==> flow/design.v <==
module converter_ascii_number (
	input [7:0] ascii_in,
	output[7:0] number_out);
	assign number_out = ascii_in;
endmodule
module operator_converter (
	input [7:0] in,
	output [7:0] out
);
localparam ADD = 0,
			SUB = 1,
			MULT = 2,
			DIV = 3;
assign out = (in == 8'd20) ? ADD : (in == 8'd21) ? SUB : (in == 8'd22) ? MULT : DIV;
endmodule
module convert_to_number
(
	input [7:0] num0,
	input [7:0] num1,
	input [7:0] num2,
	input [1:0] mode,
	output reg [7:0] out
);
always @(*) begin
	if (mode == 2'd0) begin
		out = num0;
	end
	else if (mode == 2'd1) begin
		out = num0*10 + num1;
	end
	else begin
		out = num0*100 + num1*10 + num2;
	end
end
endmodule
module divider (
	input clk,
	output rfd,
	input [7:0] dividend,
	input [7:0] divisor,
	output [7:0] quotient,
	output [7:0] fractional
);
	assign rfd = 1'b1;
	assign quotient = (divisor == 8'd0) ? 8'hFF : dividend / divisor;
	assign fractional = (divisor == 8'd0) ? dividend : dividend % divisor;
endmodule
module stack #(parameter size = 100)(
	input rst,
	input clk,
	input [7:0] data_in,
	input push_en,
	input pop_en,
	output [7:0] data_out,
	output is_empty	
);
	reg [7: 0] mem[size-1:0];
	reg[7:0] sp;
	always @(posedge clk) begin : proc_push
		if (rst)
			sp <= 0;
		else begin
			if (push_en) begin
				mem[sp] <= data_in;
				sp <= sp + 1;
			end
			if (pop_en) begin
					sp <= sp - 1'd1;
			end
		end
	end
	assign is_empty = (sp == 0);
	assign data_out = is_empty ? 8'd0 : mem[sp-1];
endmodule
module datapath (
	input clk,
	input rst,
	input num0_en,
	input num1_en,
	input num2_en,
	input index_cnt,
	input sel,
	input [1:0] mode,
	input operand_push,
	input operand_pop,
	input operator_push,
	input operator_pop,
	input num_clr,
	input result_en,
	input op1_en,
	input op2_en,
	input operator_en,
	output is_operand,
	output is_operator,
	output is_lt,
	output is_empty,
	output is_hash,
	output [7:0] data_out,
	output [7:0] rm,
	output rfd,
	output is_div,
	output op_is_empty,
	input [7:0] rom_data_in,
	output [6:0] rom_addr
);
localparam ADD = 0,
			SUB = 1,
			MULT = 2,
			DIV = 3;
wire [7:0] rom_data;
wire [7:0] converted_operator;
wire [7:0] converted_asci;
wire [7:0] convereted_decimal;
wire [7:0] top_operator;
wire [7:0] top_operand;
wire [7:0] operand_data_in;
wire [7:0] operator_data_in;
wire [7:0] divider_out, fractional;
wire operand_empty;
reg [7:0] num0, num1, num2;
reg [6:0] rom_index;
reg [7:0] result;
reg [7:0] op1, op2;
reg [7:0] operator;
assign rm = op2;
assign op_is_empty = is_empty;
assign rom_data = rom_data_in;
assign rom_addr = rom_index;
converter_ascii_number ascii_converter(rom_data, converted_asci);
convert_to_number decimal_converter(num0, num1, num2, mode, convereted_decimal);
operator_converter operator_converter(rom_data, converted_operator);
stack operands(.rst(rst), .clk(clk), .data_in(operand_data_in), .push_en(operand_push), .pop_en(operand_pop), .data_out(top_operand), .is_empty(operand_empty));
stack operators(.rst(rst), .clk(clk), .data_in(converted_operator), .push_en(operator_push), .pop_en(operator_pop), .data_out(top_operator), .is_empty(is_empty));
divider divider (
	.clk(clk),  
	.rfd(rfd),  
	.dividend(op1),  
	.divisor(op2),  
	.quotient(divider_out),  
	.fractional(fractional)
);  
assign is_div = top_operator == DIV;
assign data_out = top_operand;
assign operand_data_in = sel ? result : convereted_decimal;
assign is_operand = (rom_data >= 0 && rom_data < 10) ? 1 : 0;
assign is_operator = (rom_data >= 20 && rom_data <= 30) ? 1 : 0;
assign is_hash = rom_data == 8'd10;
assign is_lt = is_empty? 0: (converted_operator==ADD && (top_operator==SUB || top_operator==MULT || top_operator==DIV))
 		|| (converted_operator==SUB && (top_operator==MULT || top_operator==DIV)) 
		|| (converted_operator==DIV && (top_operator==MULT || top_operator==DIV));
always @(posedge clk) begin
	if (rst || num_clr) begin
		num0 <= 0;
		num1 <= 0;
		num2 <= 0;
	end
	else if (num0_en)
		num0 <= rom_data;
	else if (num1_en)
		num1 <= rom_data;
	else if (num2_en)
		num2 <= rom_data;
end
always @(posedge clk) begin
	if (rst) begin
		op1 <= 0;
		op2 <= 0;
	end
	else if (op1_en)
		op1 <= top_operand;
	else if (op2_en)
		op2 <= top_operand; 
end
always @(posedge clk) begin
	if (rst)
		operator <= 0;
	else if (operator_en)
		operator <= top_operator;
end
always @(posedge clk) begin
	if (rst)
		rom_index <= 0;
	else if (index_cnt)
		rom_index <= rom_index + 1;
end
always @(*) begin
	result = 0;
	begin
		if (operator == ADD) result = op1 + op2;
		else if (operator == SUB) result = op1 - op2;
		else if (operator == MULT) result = op1 * op2;
		else if (operator == DIV) result = divider_out;
	end
end
endmodule
module controller(
	input clk,
	input rst,
	input start,
	input is_operand,
	input is_operator,
	input is_lt,
	input is_empty,
	input is_hash,
	input is_div,
	input op_is_empty,
	output reg num0_en,
	output reg num1_en,
	output reg num2_en,
	output reg index_cnt,
	output reg sel,
	output reg operand_push,
	output reg operator_push,
	output reg operand_pop,
	output reg operator_pop,
	output reg num_clr,
	output reg result_en,
	output reg op1_en,
	output reg op2_en,
	output reg operator_en,
	output [1:0] mode,
	output reg done,
	output reg [4:0] ps
);
reg [4:0] ns, div_count;
reg [1:0] count;
assign mode = count-1;
always @(*) begin
	ns = 5'd0;
	case (ps)
		5'd0: if(start) ns = 1;
			else ns = 0;
		5'd1: if(is_operand) ns = 2;
			  else if(is_hash) ns = 9;
		5'd3: if(is_operator && is_lt==0) ns = 8;
				else if(is_operator && is_lt) ns = 17;
				else if (is_operand) ns=2;
			  else if(is_hash) ns = 9;
		5'd8: ns = 1;
		5'd10: if(op_is_empty) ns = 16;
				else ns = 11;
		5'd14: if(is_div &&  div_count<15 ) ns = 5'd14;
				else ns = 5'd15;
		5'd15: if(op_is_empty) ns = 16;
				else ns = 10;
		5'd16: ns = 16;
		5'd22: if(div_count<15 && is_div) ns = 5'd22;
				else ns = 5'd23;
		5'd24: ns = 1;
		default: ns = ps + 1;
	endcase
end
always @(posedge clk) begin
	if (rst) begin
		ps <= 5'd0;
		div_count <= 0;
	end
	else begin
		ps <= ns;
		if (ps==10)
			div_count <= 0;
		if (is_div && ps>10)
			div_count <= div_count + 1;
		if (ps==2)
			count <= count + 1;
		if (ps==1) begin
			count <= 0;
		end
	end
end
always @(*) begin
	num0_en = 0;
	num1_en = 0;
	num2_en = 0;
	index_cnt = 0;
	sel = 0;
	operand_push = 0;
	operator_push = 0;
	operand_pop = 0;
	operator_pop = 0;
	num_clr = 0;
	result_en = 0;
	op1_en = 0;
	op2_en = 0;
	operator_en = 0;
	done = 0;
	case (ps)
		5'd1:begin
			num_clr = 1;
		end
		5'd2: begin
			if (count==0)
				num0_en = 1;
			else if(count==1)
				num1_en = 1;
			else if (count==2)
				num2_en = 1;
			index_cnt = 1;
		end
		5'd8: begin
			operand_push = 1;
			operator_push = 1;
			index_cnt = 1;
		end
		5'd9: begin
			operand_push = 1;
		end
		5'd10: begin
			op2_en = 1;
			operator_en = 1;
		end
		5'd11: begin
			operand_pop = 1;
		end
		5'd12: begin
			op1_en = 1;
		end
		5'd13: begin
			operand_pop = 1;
		end
		5'd15: begin
			result_en = 1;
			operator_pop = 1;
			sel = 1;
			operand_push = 1;
		end
		5'd16: begin
			done = 1;
		end
		5'd17: begin
			operand_push = 1;
		end
		5'd18: begin
			op2_en = 1;
			operator_en = 1;
		end
		5'd19: begin
			operand_pop = 1;
		end
		5'd20: begin
			op1_en = 1;
		end
		5'd21: begin
			operand_pop = 1;
		end
		5'd23: begin
			operator_pop = 1;
			result_en = 1;
		end
		5'd24: begin
			sel = 1;
			operand_push = 1;
			operator_push = 1;
			index_cnt = 1;
		end
		default:
			sel = 0;
	endcase
end
endmodule
module calculator
(	
	input clk, 
	input rst,
	input start,
	input [7:0] rom_data,
	output [6:0] rom_addr,
	output done,
	output [7:0] result
);
wire is_operand, is_operator, is_lt, is_empty, is_hash,
	num0_en, num1_en, num2_en, index_cnt, sel, operand_push, operator_push,
	operand_pop, operator_pop, num_clr, result_en, op1_en, op2_en, operator_en, rfd, is_div, op_is_empty;
wire [1:0] mode;
wire [7:0] data_out, inx;
wire [4:0] ps;
controller ctrl(clk, rst, start, is_operand, is_operator, is_lt, is_empty, is_hash, is_div, op_is_empty,
				num0_en, num1_en, num2_en, index_cnt, sel, operand_push, operator_push,
				operand_pop, operator_pop, num_clr, result_en, op1_en, op2_en,
				operator_en, mode, done, ps);
datapath dp(clk, rst, num0_en, num1_en, num2_en, index_cnt, sel, mode, operand_push,
			operand_pop, operator_push, operator_pop, num_clr, result_en, op1_en,
			op2_en, operator_en, is_operand, is_operator, is_lt, is_empty, is_hash, data_out, inx, rfd, is_div, op_is_empty,
			rom_data, rom_addr);
assign result = data_out;
endmodule
# == Reports on calculator ==
# The steps from the RTL of calculator to its reports follow in flow order.
# Lines are those of the file above, counted from 1.
# Operators carry their Yosys type and port widths (W data, S select, Z words).
# Cell names lack the library's common part.
# A cell with - has no value.
# design
top_module,calculator
clk_port,clk
cell_library,sky130hd
pvt_corner,tt_025C_1v80

# == After elaboration ==
# Counts by Yosys on the flattened word-level netlist (proc, flatten, opt, wreduce; memories kept). Register bits leave out memories and registers merged into their read ports (data or address). Print and check cells are left out.
# Yosys's memory passes give these memory sizes; they may raise the number of words (mostly to a power of two), join words into wider ones and drop unused or constant bits.
# word_totals
memories,2
register_bits,83
ram_bits,1600
output_inout_bits,16
input_bits,11
# classes
n_mul,4
n_logic,5
cmp,6
div_mod_pow,1
mux,64
addsub,16
n_reduce_logical,39
equal,35
# mem_list
name,words,word_bits,rd,wr,line_no,rtl
dp.operands.mem,100,8,1,1,57,reg [7: 0] mem[size-1:0];
dp.operators.mem,100,8,1,1,57,
# ops
cell,n
$mux W8,18
$div A8 B8 Y8,1
$mul A8 B8 Y8,1
$mul A8 B3 Y7 const B,2
$eq A5 B5 Y1 const B,9
$pmux W5 S9,1
$eq A5 B4 Y1 const B,8
$mul A8 B5 Y6 const B,1
$logic_not A8 Y1,5
$mux W5,7
$eq A8 B2 Y1 const B,4
$add A8 B8 Y8,4
$mux W1,30
$mux W7,4
$eq A8 B5 Y1 const B,3
$add A8 B1 Y8 const B,2
$sub A8 B1 Y8 const B,2
$eq A8 B1 Y1 const B,2
$sub A7 B1 Y7 const B,2
$reduce_or A2 Y1,5
$add A5 B1 Y5 const B,2
$eq A5 B2 Y1 const B,2
$logic_and A1 B1 Y1,9
$reduce_bool A2 Y1,4
$ge A8 B1 Y1 const B,1
$lt A8 B4 Y1 const B,1
$eq A8 B4 Y1 const B,1
$ge A8 B5 Y1 const B,1
# Not listed: further kinds 21, cells in them 38.

# == Logic depth ==
# Longest topological path by Yosys (ltp), each cell counted once; first at word level (registers and memories cut), then after technology mapping (sequential cells cut; the memories' decode and read muxes count).
# depth
word_depth,13
ABC_AREA,0
mapped_depth,57
ltp_nobuf,56

# == After synthesis ==
# Yosys stat after the flow's synthesis: flattened, memories mapped to cells. It holds for the ABC_AREA given above (unset counts as 0); a run with the other value may have another netlist.
# types
cell_type,n
edfxtp_1,1002
mux4_2,302
ha_1,125
dfxtp_1,75
nor2_1,284
xnor2_1,60
fa_1,25
mux2i_1,47
nor3_1,86
a21oi_1,71
clkbuf_1,90
inv_1,84
nand2_1,79
mux4_1,10
o21ai_0,48
xor2_1,27
a21o_1,26
buf_2,33
# Other cell types: 62; their cells: 286.
# synth_totals
ff_cells,1077
synth_area_um2,47456.8
stdcells,2760
# The figures by module come from a second, unflattened synthesis with its own total; it is not the netlist above.
# hier_totals
hier_cells,4039
area_unflattened_um2,71883.9
# Rows give one instance, submodules left out.
# by_module
module,mod_area_um2,instances,n_cells,seq_area_um2
stack,31799.2,2,1498,24183.2
datapath,3839.9,1,470,1101.1
divider,2100.8,1,293,0.0
convert_to_number,1168.6,1,135,0.0
controller,1097.3,1,133,260.2
operator_converter,78.8,1,12,0.0
calculator,0.0,1,0,0.0

# == Worst setup path after synthesis ==
# Path of least setup slack by OpenSTA after synthesis, without wires, with an ideal clock, recovery checks aside; 20% of the period is set as input and as output delay. Where synthesis merged equal registers, the netlist keeps one of their names.
# synth_path
kind,flip-flop to flip-flop
startpoint,reg dp.op2[7]
endpoint,mem dp.operands.mem[0][0]
clock_period_ps,12000
delay_ps,15331
path_stages,47
arrival_ps,14326
required_time_ps,10995
path_slack_ps,-3330
period_less_setup_slack_ps,15330
# "delay_ps" is the arrival time less input delay plus setup time.
# "path_stages": output pins that drive a net of the path, with the launching flip-flop's if there is one; two outputs of one cell count as two.
# "period_less_setup_slack_ps" = period - worst setup slack (recovery checks aside). The figure is calculated, with input and output delays left at 20% of the set period.
# synth_via
cell_sequence,dfxtp_1 nor4_1 nand2_1 nor2_1 a21oi_1 ha_1 or3_1 nand3_1 o221ai_1 ha_1 o21a_1 o211ai_1 mux2_2 ha_1 o21a_1 o21a_1 o21ai_1 mux2_2 [... 11 more ...] o211ai_1 clkbuf_1 mux2_2 ha_1 o21a_1 o21ai_0 a21boi_0 o211ai_1 nand2_1 mux2_2 ha_1 a21o_1 a21o_1 a21o_1 a21o_1 a21o_1 a211oi_1 o31ai_1
# synth_rtl
element,line_no,rtl
start: declaration,123,"reg [7:0] op1, op2;"
start: assignment,167,op2 <= 0;
start: assignment,172,op2 <= top_operand;
end: declaration,57,reg [7: 0] mem[size-1:0];
# No chain of elaborated cells between the ends is given.

# == Worst path after layout ==
# From the final timing report of job 1: the path of least setup slack in the routed layout; clock arrival at registers is part of the times.
# The path's times are printed in steps of 10 ps; the period is the one set.
# layout_path
kind,flip-flop to flip-flop
startpoint,reg dp.op2[7]
endpoint,mem dp.operands.mem[37][0]
path_slack_ps,300
path_stages,60
arrival_ps,12170
clock_period_ps,12000
required_time_ps,12470
# layout_via
cell_sequence,dfxtp_4 nor4_4 buf_4 a41oi_4 a21oi_2 ha_1 o21ai_0 nand3b_1 o221ai_4 ha_4 o21a_1 o211ai_1 buf_4 nand2_2 o21ai_2 ha_1 o21a_1 o21a_1 [... 24 more ...] o21a_1 o21ai_2 a21boi_2 o211ai_1 nand2_2 nor2_2 a21oi_2 ha_1 a21o_1 a21o_1 a21o_1 a21o_1 a21o_1 a21o_1 a211oi_4 o31ai_4 buf_8 clkbuf_16
# layout_rtl
element,line_no,rtl
start: declaration,123,"reg [7:0] op1, op2;"
start: assignment,167,op2 <= 0;
start: assignment,172,op2 <= top_operand;
end: declaration,57,reg [7: 0] mem[size-1:0];
# No chain of elaborated cells between the ends is given.
# Some nets on the timed path still bear RTL names; the line given drives or declares the net.
# layout_nets
net,line_no,rtl
dp.operand_data_in[0],144,assign operand_data_in = sel ? result : convereted_decimal;

# Below are 4 stored runs of the flow (Yosys, OpenROAD; platform sky130hd) on calculator, each with its settings and what was measured, unordered. Constraints: input delay and output delay 20% of the set period each, output load 0.01 pF.
# "timing.worst_path_ps": the worst setup path's part of the clock period (all of it between registers, 20% less for each end at a port) less its slack. A launch clock that arrives late makes it longer, a capture clock that arrives late makes it shorter.
# "timing.worst_path_ps" is given in steps of 10 ps.
# A setting shown as n/a is not set for that run.
run name,ABC_AREA,CELL_PAD_IN_SITES_DETAIL_PLACEMENT,CORE_ASPECT_RATIO,CORE_UTILIZATION,CTS_CLUSTER_DIAMETER,GPL_TIMING_DRIVEN,MIN_ROUTING_LAYER,PLACE_DENSITY_LB_ADDON,SLEW_MARGIN,TNS_END_PERCENT,period_ns,CAP_MARGIN,CORE_MARGIN,CTS_CLUSTER_SIZE,PLACE_DENSITY,SETUP_SLACK_MARGIN,GPL_ROUTABILITY_DRIVEN,HOLD_SLACK_MARGIN,MAX_ROUTING_LAYER,synthesis_area_um2,design.die.area_um2,finish.stdcell_area_um2,final_util_pct,fin_ws_ps,tns_ps,worst_hold_slack_ps,timing.worst_path_ps,critical_path_kind
job 1,0,0,0.92,44,395,0,met2,0.09,35,60,12.0,20,2,n/a,n/a,n/a,n/a,n/a,n/a,47456.8,110502.0,54981.5,51.4,300,0,509,11700,flip-flop to flip-flop
job 2,0,1,1.0,44,191,n/a,met2,n/a,20,n/a,19.1,20,5,100,0.66,-0.35,n/a,n/a,n/a,47456.8,114525.0,50299.5,47.0,4595,0,543,14500,flip-flop to flip-flop
job 3,1,0,n/a,40,n/a,0,n/a,n/a,35,n/a,11.7,10,2,100,n/a,n/a,0,n/a,n/a,49490.0,126555.0,56231.4,45.6,1046,0,471,10650,flip-flop to flip-flop
job 4,1,0,n/a,61,n/a,0,n/a,0.09,25,n/a,11.5,20,2,27,n/a,2.02,0,0.29,met4,49490.0,83425.7,56621.8,70.4,2055,0,474,9450,flip-flop to flip-flop
